==> flow/design.v <==
module ari_unit #(parameter width =16,parameter MSB=32)  
(      input      [width-1:0] A,
       input      [width-1:0] B,
       input                  clk,
       input                  rest,
       input      [1:0]       alu_fun,
       input                  ari_EN,
       output reg [width-1:0] ari_out,  
       output reg             carry_out,
       output reg             ari_flag
       );
       reg  [width-1:0] ari_out_reg;  
 always @(posedge clk or negedge rest)  
       begin 
         if(!rest)
        ari_out <='b0;
      else
          ari_out <=ari_out_reg;
       end  
 always @(*)
      begin 
        carry_out=1'b0;
        ari_flag=1'b0;
        ari_out_reg='b0;
        if(ari_EN)
          begin
          case(alu_fun)    
          2'b00: begin
                 { carry_out,ari_out_reg}=A+B;
                  ari_flag=1'b1;
                  end 
          2'b01:begin
                {carry_out,ari_out_reg}=A-B;                  
                 ari_flag=1'b1;
                end                               
          2'b10:begin
                ari_out_reg=A*B;
                ari_flag=1'b1;
                end                                 
          2'b11:begin
                if(B=='b0)
                  ari_out_reg={width{1'b1}};  
                else
                  ari_out_reg=A/B;
                ari_flag=1'b1;
               end                   
          default: ari_out_reg='b0; 
          endcase
        end  
        else
            begin
            ari_out_reg='b0;
            end   
      end
  endmodule   
module cmp_unit #(parameter width =16)  
(      input      [width-1:0] A,
       input      [width-1:0] B,
       input                  clk,
       input                  rest,
       input      [1:0]       alu_fun,
       input                  cmp_EN,
       output reg [width-1:0] cmp_out,
       output reg             cmp_flag
       );
       reg [width-1:0]  cmp_out_reg; 
 always @(posedge clk or negedge rest)   
       begin 
         if(!rest)
        cmp_out <='b0;
      else
          cmp_out <=cmp_out_reg;
       end  
 always @(*)
      begin 
        cmp_flag=1'b0;
        cmp_out_reg=1'b0;
        if(cmp_EN)
          begin
              case(alu_fun)    
              2'b00: begin
                        cmp_out_reg='b0;
                        cmp_flag=1'b1;
                     end                                       
              2'b01:begin
                     if(A==B)
                       begin
                        cmp_out_reg='b1;
                        cmp_flag=1'b1;
                       end 
                      else
                        begin
                        cmp_out_reg='b0;
                        end
                    end
              2'b10:begin
                     if(A>B)
                       begin
                        cmp_out_reg='b10;
                        cmp_flag=1'b1;
                       end 
                      else
                        begin
                        cmp_out_reg='b0;
                        end
                    end
              2'b11:begin
                     if(A<B)
                       begin
                        cmp_out_reg='b11;
                        cmp_flag=1'b1;
                       end 
                      else
                        begin
                        cmp_out_reg='b0;
                        end
                    end
              default: cmp_out_reg='b0; 
              endcase
       end        
       else
          begin
          cmp_out_reg='b0;
          end 
      end
  endmodule   
module log_unit #(parameter width =16)  
(      input      [width-1:0] A,
       input      [width-1:0] B,
       input                  clk,
       input                  rest,
       input      [1:0]       alu_fun,
       input                  log_EN,
       output reg [width-1:0] log_out,
       output reg             log_flag
       );
       reg  [width-1:0] log_out_reg; 
 always @(posedge clk or negedge rest)   
       begin 
         if(!rest)
        log_out <=1'b0;
      else
          log_out <=log_out_reg;
       end  
 always @(*)
      begin 
        log_flag=1'b0;
        log_out_reg='b0;
        if(log_EN)
        begin  
             case(alu_fun)    
             2'b00: begin                    
                        log_out_reg=A&B;
                        log_flag=1'b1;
                    end                                     
            2'b01:begin     
                        log_out_reg=A|B;
                        log_flag=1'b1;
                   end     
            2'b10:begin                  
                        log_out_reg=~(A&B);
                        log_flag=1'b1;
                  end                    
           2'b11:begin           
                        log_out_reg=~(A|B);
                        log_flag=1'b1;
                 end                  
           default: log_out_reg='b0; 
          endcase  
        end
        else
            begin
            log_out_reg='b0;
            end
      end      
  endmodule   
module shift_unit #(parameter width =16)  
(      input      [width-1:0] A,
       input      [width-1:0] B,
       input                  clk,
       input                  rest,
       input      [1:0]       alu_fun,
       input                  shift_EN,
       output reg [(width*2)-1:0] shift_out,
       output reg             shift_flag
       );
       reg  [(width*2)-1:0]  shift_out_reg; 
 always @(posedge clk or negedge rest)   
       begin 
         if(!rest)
        shift_out <='b0;
      else
          shift_out <=shift_out_reg;
       end  
 always @(*)
      begin 
        shift_flag=1'b0;
        shift_out_reg='b0;
        if(shift_EN)
          begin
          case(alu_fun)    
              2'b00:begin              
                        shift_out_reg=A>>1;
                        shift_flag=1'b1;
                    end                                   
              2'b01:begin
                        shift_out_reg=A<<1;
                        shift_flag=1'b1;
                    end                 
              2'b10:begin
                        shift_out_reg=B>>1;
                        shift_flag=1'b1;
                    end 
              2'b11:begin   
                        shift_out_reg=B<<1;
                        shift_flag=1'b1;
                    end 
             default: shift_out_reg='b0; 
             endcase  
          end
          else
             begin
             shift_out_reg='b0;
             end
      end       
  endmodule   
module dec_unit   
(     
       input           [1:0]     alu_fun,
       output    reg             ari_EN,
       output    reg             log_EN,
       output    reg             cmp_EN,
       output    reg             shift_EN
       );
 always @(*)  
       begin 
       ari_EN=1'b0;
       log_EN=1'b0;
       cmp_EN=1'b0;
       shift_EN=1'b0;
       casex(alu_fun)
         2'b00:ari_EN=1'b1;
         2'b11:shift_EN=1'b1;
         2'b10:cmp_EN=1'b1;
         2'b01:log_EN=1'b1;
         default: begin
                   ari_EN=1'b0;
                   log_EN=1'b0;
                   cmp_EN=1'b0;
                   shift_EN=1'b0;
                  end
       endcase           
       end         
endmodule 
module ALU_TOP #(parameter wid =16,parameter MB=32)   
  (
   input  wire [wid-1:0] A,
   input  wire [wid-1:0] B,
   input  wire [3:0]     alu_fun,
   input  wire           clk,
   input  wire           rest,
   output wire  [wid-1:0]  ari_out,   
   output wire            carry_out,
   output wire            ari_flag,
   output wire  [wid-1:0] log_out,
   output wire            log_flag,
   output wire  [wid-1:0] cmp_out,
   output wire            cmp_flag,
   output wire  [wid-1:0] shift_out,
   output wire            shift_flag
   ); 
  wire  AR_EN,LO_EN,CM_EN,SH_EN; 
  wire [1:0]  ms,ls;
  assign ms=alu_fun[1:0];
  assign ls=alu_fun[3:2];
  ari_unit U_arithmatic (
  .A(A),
  .B(B),
  .clk(clk),
  .rest(rest),
  .alu_fun(ms),
  .ari_EN(AR_EN),
  .ari_out(ari_out),
  .carry_out(carry_out),
  .ari_flag(ari_flag)
  );
  cmp_unit U_compare (
  .A(A),
  .B(B),
  .clk(clk),
  .rest(rest),
  .alu_fun(ms),
  .cmp_EN(CM_EN),
  .cmp_out(cmp_out),
  .cmp_flag(cmp_flag)
  );
  log_unit U_logic (
  .A(A),
  .B(B),
  .clk(clk),
  .rest(rest),
  .alu_fun(ms),
  .log_EN(LO_EN),
  .log_out(log_out),
  .log_flag(log_flag)
  );
  shift_unit U_shift (
  .A(A),
  .B(B),
  .clk(clk),
  .rest(rest),
  .alu_fun(ms),
  .shift_EN(SH_EN),
  .shift_out(shift_out),
  .shift_flag(shift_flag)
  );
  dec_unit U_decoder (
  .alu_fun(ls),
  .cmp_EN(CM_EN),
  .ari_EN(AR_EN),
  .shift_EN(SH_EN),
  .log_EN(LO_EN)
  );
endmodule 
Wiki page: ALU_TOP / tool data

Tool chain data of ALU_TOP
Tool output for the design above before and after an edit, in the order of the flow. "original" refers to lines of the RTL above, "edited" to lines of the edited file. "difference" is "edited" less "original", of the values as shown; "relative change" is that difference over "original", in percent. Operators carry their Yosys type and port widths (W data, S select, Z words). Cell names lack the library's common part. Not given: -

Top: ALU_TOP. Clock: clk. Standard-cell library: sky130hd. Library corner: tt_025C_1v80.

Diff
The edit as a unified diff against the file above. This change comes from a script, not from a designer. No optimisation was intended, and the edited design may behave differently.

```diff
@@ -253,5 +253,5 @@
        end         
 endmodule 
-module ALU_TOP #(parameter wid =16,parameter MB=32)   
+module ALU_TOP #(parameter wid =20,parameter MB=32)   
   (
    input  wire [wid-1:0] A,
```

Word-level counts
Source: Yosys, flattened and elaborated, memories not mapped. Widths are those after wreduce; folded enables and synchronous resets count as part of the registers. Registers that Yosys merges into a memory's read port (data or address) are not register bits. Print and check cells do not count.

Cells by class: add/sub/neg operators (original 2, edited 2, difference 0, relative change 0.00%); multipliers (original 1, edited 1, difference 0, relative change 0.00%); div/mod/pow operators (original 1, edited 1, difference 0, relative change 0.00%); $lt $le $gt $ge (original 2, edited 2, difference 0, relative change 0.00%); equality and inequality tests (original 7, edited 7, difference 0, relative change 0.00%); multiplexer cells (original 27, edited 27, difference 0, relative change 0.00%); bitwise operators (original 4, edited 4, difference 0, relative change 0.00%); reductions and logical operators (original 9, edited 9, difference 0, relative change 0.00%).

Operator list: $mux W16 (original 5, edited 4, difference -1, relative change -20.00%); $pmux W16 S4 (original 4, edited 3, difference -1, relative change -25.00%); $mux W20 (original 0, edited 1, difference +1); $pmux W20 S4 (original 0, edited 1, difference +1).

Unchanged operator kinds not shown: 22.

Bit counts: register bits after elaboration (original 64, edited 68, difference +4, relative change +6.25%); output and inout bits (original 69, edited 85, difference +16, relative change +23.19%).

Longest topological paths
Depth = most cells in a row (Yosys ltp): at word level without a register or memory, in the mapped netlist without a sequential cell, where the memories' decode and read muxes count.

Depth: depth in word-level cells (original 4, edited 4, difference 0, relative change 0.00%); ABC_AREA (original 0, edited 0); depth in mapped cells (original 134, edited 133, difference -1, relative change -0.75%); gate-level depth less buffers (original 124, edited 122, difference -2, relative change -1.61%).

Synthesis result
Source: synth_stat.txt of the flow (Yosys; design flattened, memories mapped). It holds for the ABC_AREA given above (unset counts as 0); a run with the other value may have another netlist.

Synthesis totals: cell count (original 1936, edited 1994, difference +58, relative change +3.00%); chip area (Yosys) (um^2) (original 14978.1, edited 15542.4, difference +564.3, relative change +3.77%); area of sequential cells (um^2) (original 1251.2, edited 1276.2, difference +25.0, relative change +2.00%); mapped flip-flops (original 50, edited 51, difference +1, relative change +2.00%); buffers (original 98, edited 123, difference +25, relative change +25.51%).

Cell types: buf_4 (original 14, edited 33, difference +19, relative change +135.71%); nor2b_1 (original 26, edited 8, difference -18, relative change -69.23%); nand2_1 (original 185, edited 198, difference +13, relative change +7.03%); nor3_1 (original 51, edited 38, difference -13, relative change -25.49%); and2_1 (original 12, edited 24, difference +12, relative change +100.00%); inv_1 (original 168, edited 179, difference +11, relative change +6.55%); a21oi_1 (original 139, edited 129, difference -10, relative change -7.19%); nand2b_1 (original 21, edited 13, difference -8, relative change -38.10%); xnor2_1 (original 86, edited 93, difference +7, relative change +8.14%); o31a_1 (original 3, edited 10, difference +7, relative change +233.33%); nand4_1 (original 10, edited 16, difference +6, relative change +60.00%); o21ai_0 (original 82, edited 77, difference -5, relative change -6.10%); o22ai_1 (original 13, edited 8, difference -5, relative change -38.46%); and3_1 (original 11, edited 16, difference +5, relative change +45.45%); nor4_1 (original 8, edited 13, difference +5, relative change +62.50%); nand3_1 (original 34, edited 38, difference +4, relative change +11.76%); mux2i_1 (original 21, edited 25, difference +4, relative change +19.05%); o21bai_1 (original 10, edited 6, difference -4, relative change -40.00%).

Unchanged cell types not shown: 16. Not every row of either side is listed. The figures by module come from a second, unflattened synthesis with its own total; it is not the netlist above.

Second synthesis, totals: cell total of the unflattened synthesis (original 1981, edited 1994, difference +13, relative change +0.66%); area (unflattened synthesis) (um^2) (original 15581.2, edited 15675.0, difference +93.8, relative change +0.60%).

Rows give one instance, submodules left out.

By module, original: ari_unit (times used 1, cells 1745, area 13001.2 um^2, seq. area 400.4 um^2); shift_unit (times used 1, cells 91, area 1124.8 um^2, seq. area 425.4 um^2); log_unit (times used 1, cells 56, area 789.5 um^2, seq. area 400.4 um^2); cmp_unit (times used 1, cells 85, area 639.4 um^2, seq. area 50.0 um^2); dec_unit (times used 1, cells 4, area 26.3 um^2, seq. area 0.0 um^2); ALU_TOP (times used 1, cells 0, area 0.0 um^2, seq. area 0.0 um^2).

By module, edited: ari_unit (times used 1, cells 1745, area 13001.2 um^2, seq. area 400.4 um^2); shift_unit (times used 1, cells 91, area 1124.8 um^2, seq. area 425.4 um^2); log_unit (times used 1, cells 56, area 789.5 um^2, seq. area 400.4 um^2); cmp_unit (times used 1, cells 85, area 639.4 um^2, seq. area 50.0 um^2); ALU_TOP (times used 1, cells 13, area 93.8 um^2, seq. area 0.0 um^2); dec_unit (times used 1, cells 4, area 26.3 um^2, seq. area 0.0 um^2).

Path before layout
Path of least setup slack by OpenSTA after synthesis, without wires, with an ideal clock, recovery checks aside; 20% of the period is set as input and as output delay. Where synthesis merged equal registers, the netlist keeps one of their names.

Timing path after synthesis: kind (original input to register, edited input to register); start point (original in B[0], edited in B[0]); end point (original reg U_arithmatic.ari_out[0], edited reg U_arithmatic.ari_out[0]); clock period (ns) (original 35.0, edited 35.0, difference 0.0, relative change 0.00%); setup time (ns) (original 0.129, edited 0.135, difference +0.006); data arrival time (ns) (original 32.253, edited 32.026, difference -0.227, relative change -0.70%); setup slack (ns) (original 2.618, edited 2.840, difference +0.222); delay of the path (ns) (original 25.382, edited 25.161, difference -0.221, relative change -0.87%); driving pins on the path (original 122, edited 120, difference -2, relative change -1.64%); buffers on the path (original 11, edited 11, difference 0, relative change 0.00%); period reached after synthesis (ns) (original 32.382, edited 32.16, difference -0.222, relative change -0.69%).

"delay of the path" = arrival - input delay + setup time. "driving pins on the path" counts driving pins, that of a launching flip-flop among them; a cell with two outputs on the path counts twice. "period reached after synthesis" is the clock period less the worst setup slack; recovery checks do not enter. This is arithmetic on one report: input and output delays are still those of the set period (20% each). Between the ends stands the longest chain of elaborated cells between them, by number of cells; it is not shown to be the way that was timed. Of several equally long chains one is given. Each line given opens the expression or statement behind the cell; cells for indexed reads and writes are added by Yosys, which also makes memories of some case tables.

Between the ends, after synthesis, original:
Cells stage by stage: clkbuf_1 -> clkinv_1 -> ha_1 -> a21oi_1 -> ha_1 -> or2_2 -> nand3_1 -> nor2_1 -> mux2_2 -> ha_1 -> nor2_1 -> a211o_1 -> nor2_1 -> nor2_1 -> a21oi_1 -> ha_1 -> o21a_1 -> o21a_1 -> [86 not listed] -> a31oi_1 -> a21o_1 -> nand2_1 -> a21o_1 -> clkbuf_1 -> nand2_1 -> o21ai_0 -> ha_1 -> a21boi_0 -> o21a_1 -> o21ai_0 -> nand2b_1 -> a21oi_1 -> nor2b_1 -> o21ai_0 -> nand2b_1 -> a211oi_1 -> o41ai_1. The figure for cells in the longest elaborated chain is 4. The figure for elaborated cells between the ends (all ways) is 8. Those cells by class: 2 x add/sub; 1 x mul; 1 x div; 3 x mux; 1 x reduce/logical.

RTL lines, path after synthesis, original: start, declared (line 258) `input  wire [wid-1:0] B,`; $div A16 B16 Y16 (line 44) `ari_out_reg=A/B;`; $mux W16 (line 41) `if(B=='b0)`; $pmux W16 S4 (line 27) `case(alu_fun)`; $mux W16 (line 25) `if(ari_EN)`; end, assigned (line 16) `ari_out <='b0;`; end, assigned (line 18) `ari_out <=ari_out_reg;`; end, declared (line 8) `output reg [width-1:0] ari_out,`.

Between the ends, after synthesis, edited:
Cells stage by stage: clkbuf_1 -> clkinv_1 -> ha_1 -> a41oi_1 -> a21oi_1 -> ha_1 -> o21ai_0 -> o31a_1 -> or2_2 -> ha_1 -> o211a_1 -> nor3_1 -> nor2_1 -> o31ai_1 -> inv_1 -> ha_1 -> a21o_1 -> or4b_2 -> [84 not listed] -> a21oi_1 -> a31oi_1 -> a211oi_1 -> a21oi_1 -> a41oi_1 -> clkbuf_1 -> nand2_1 -> o21ai_0 -> ha_1 -> a21boi_0 -> o21a_1 -> o21ai_0 -> a21oi_1 -> o21ai_0 -> a21oi_1 -> a2111oi_0 -> or3_1 -> a31oi_1. The figure for cells in the longest elaborated chain is 4. The figure for elaborated cells between the ends (all ways) is 8. Those cells by class: 2 x add/sub; 1 x mul; 1 x div; 3 x mux; 1 x reduce/logical.

RTL lines, path after synthesis, edited: start, declared (line 258) `input  wire [wid-1:0] B,`; $div A16 B16 Y16 (line 44) `ari_out_reg=A/B;`; $mux W16 (line 41) `if(B=='b0)`; $pmux W16 S4 (line 27) `case(alu_fun)`; $mux W16 (line 25) `if(ari_EN)`; end, assigned (line 16) `ari_out <='b0;`; end, assigned (line 18) `ari_out <=ari_out_reg;`; end, declared (line 8) `output reg [width-1:0] ari_out,`.

Path in the finished layout
Path of least setup slack in the final report of each run of pair A (OpenROAD, finished layout, wires in). Where an end is a register, its clock arrival counts in the times.

Timing path after layout: kind (original input to register, edited input to register); start point (original in B[9], edited in B[8]); end point (original reg U_arithmatic.ari_out[0], edited reg U_arithmatic.ari_out[0]); clock period (ns) (original 34.2, edited 34.2, difference 0.0, relative change 0.00%); setup time (ns) (original 0.12, edited 0.09, difference -0.03); data arrival time (ns) (original 32.91, edited 32.98, difference +0.07, relative change +0.21%); setup slack (ns) (original 1.48, edited 1.44, difference -0.04); driving pins on the path (original 114, edited 115, difference +1, relative change +0.88%); buffers on the path (original 8, edited 11, difference +3, relative change +37.50%).

Between the ends stands the longest chain of elaborated cells between them, by number of cells; it is not shown to be the way that was timed. Of several equally long chains one is given.

Between the ends, after layout, original:
Cells stage by stage: clkdlybuf4s50_1 -> or4_4 -> nor3_4 -> and3_1 -> a21oi_1 -> a21oi_2 -> ha_1 -> or2_2 -> nand3_1 -> nor2_2 -> mux2_2 -> ha_1 -> nor2_1 -> a211o_1 -> nor2_4 -> nor2_1 -> a21oi_1 -> ha_1 -> [78 not listed] -> o211ai_1 -> a31oi_1 -> a21o_1 -> nand2_1 -> a21o_4 -> nand2_1 -> o21ai_0 -> ha_1 -> a21boi_0 -> o21a_1 -> o21ai_0 -> nand2b_1 -> a21oi_1 -> nor2b_1 -> o21ai_0 -> nand2b_1 -> a211oi_1 -> o41ai_1. The figure for cells in the longest elaborated chain is 4. The figure for elaborated cells between the ends (all ways) is 5. Those cells by class: 1 x div; 3 x mux; 1 x reduce/logical.

RTL lines, path after layout, original: start, declared (line 258) `input  wire [wid-1:0] B,`; $div A16 B16 Y16 (line 44) `ari_out_reg=A/B;`; $mux W16 (line 41) `if(B=='b0)`; $pmux W16 S4 (line 27) `case(alu_fun)`; $mux W16 (line 25) `if(ari_EN)`; end, assigned (line 16) `ari_out <='b0;`; end, assigned (line 18) `ari_out <=ari_out_reg;`; end, declared (line 8) `output reg [width-1:0] ari_out,`.

Between the ends, after layout, edited:
Cells stage by stage: clkdlybuf4s50_1 -> nor4_4 -> buf_4 -> and4_2 -> a41oi_1 -> a21oi_1 -> ha_1 -> o21ai_0 -> o31a_1 -> or2_2 -> ha_1 -> o211a_1 -> or3_1 -> a21oi_1 -> a21oi_1 -> ha_1 -> or3_1 -> o22a_1 -> [79 not listed] -> ha_1 -> a21oi_1 -> a21o_1 -> a31oi_2 -> a211oi_2 -> a21oi_2 -> buf_4 -> a41o_1 -> buf_4 -> mux2_2 -> ha_1 -> o21ai_0 -> a21oi_1 -> o21ai_0 -> a21oi_1 -> a2111oi_2 -> or3_1 -> a31oi_1. The figure for cells in the longest elaborated chain is 4. The figure for elaborated cells between the ends (all ways) is 5. Those cells by class: 1 x div; 3 x mux; 1 x reduce/logical.

RTL lines, path after layout, edited: start, declared (line 258) `input  wire [wid-1:0] B,`; $div A16 B16 Y16 (line 44) `ari_out_reg=A/B;`; $mux W16 (line 41) `if(B=='b0)`; $pmux W16 S4 (line 27) `case(alu_fun)`; $mux W16 (line 25) `if(ari_EN)`; end, assigned (line 16) `ari_out <='b0;`; end, assigned (line 18) `ari_out <=ari_out_reg;`; end, declared (line 8) `output reg [width-1:0] ari_out,`.

Flow runs
Both versions went through the flow (Yosys, OpenROAD) with the same settings in each pair. Constraints: input delay and output delay 20% of the set period each, output load 0.01 pF.

Flow settings, pair A:
CORE_UTILIZATION: 40. The entry for period_ns reads 34.2. Under CAP_MARGIN stands 20. CORE_MARGIN: 2. The figure for SLEW_MARGIN is 20.

Final reports, pair A: synthesis area (um^2) (original 14978.1, edited 15542.4, difference +564.3, relative change +3.77%); die area (um^2) (original 39008.2, edited 40449.3, difference +1441.1, relative change +3.69%); standard-cell area after layout (um^2) (original 17083.9, edited 19879.1, difference +2795.2, relative change +16.36%); post-layout utilization (original 0.464, edited 0.517, difference +0.053); smallest setup slack (ns) (original 1.480, edited 1.435, difference -0.045); sum of negative setup slack (ns) (original 0.000, edited 0.000, difference 0.000); power consumption (µW) (original 713.9, edited 792.5, difference +78.6, relative change +11.01%); period achieved (ns) (original 32.720, edited 32.765, difference +0.045, relative change +0.14%).

Flow settings, pair B:
ABC_AREA: 1. The figure for CORE_ASPECT_RATIO is 1.12. CORE_MARGIN: 6. CORE_UTILIZATION: 63. Under CTS_CLUSTER_DIAMETER stands 196. The figure for CTS_CLUSTER_SIZE is 68. MAX_ROUTING_LAYER: met5. The entry for PLACE_DENSITY reads 0.5. The figure for SETUP_SLACK_MARGIN is -0.4. The figure for SLEW_MARGIN is 20. TNS_END_PERCENT: 90. The entry for period_ns reads 29.5. Under CAP_MARGIN stands 20.

Final reports, pair B: synthesis area (um^2) (original 15409.8, edited 15487.4, difference +77.6, relative change +0.50%); die area (um^2) (original 28363.3, edited 28495.5, difference +132.2, relative change +0.47%); standard-cell area after layout (um^2) (original 19753.9, edited 20231.9, difference +478.0, relative change +2.42%); post-layout utilization (original 0.822, edited 0.84, difference +0.018); smallest setup slack (ns) (original -1.316, edited -2.394, difference -1.078); sum of negative setup slack (ns) (original -1.316, edited -3.262, difference -1.946); power consumption (µW) (original 827.2, edited 836.3, difference +9.1, relative change +1.10%); period achieved (ns) (original 30.816, edited 31.894, difference +1.078, relative change +3.50%).

"period achieved" means the clock period less the worst setup slack. The figure is calculated, with input and output delays left at 20% of the set period. "power consumption": no workload was simulated; the value follows from the tool's default switching activity.
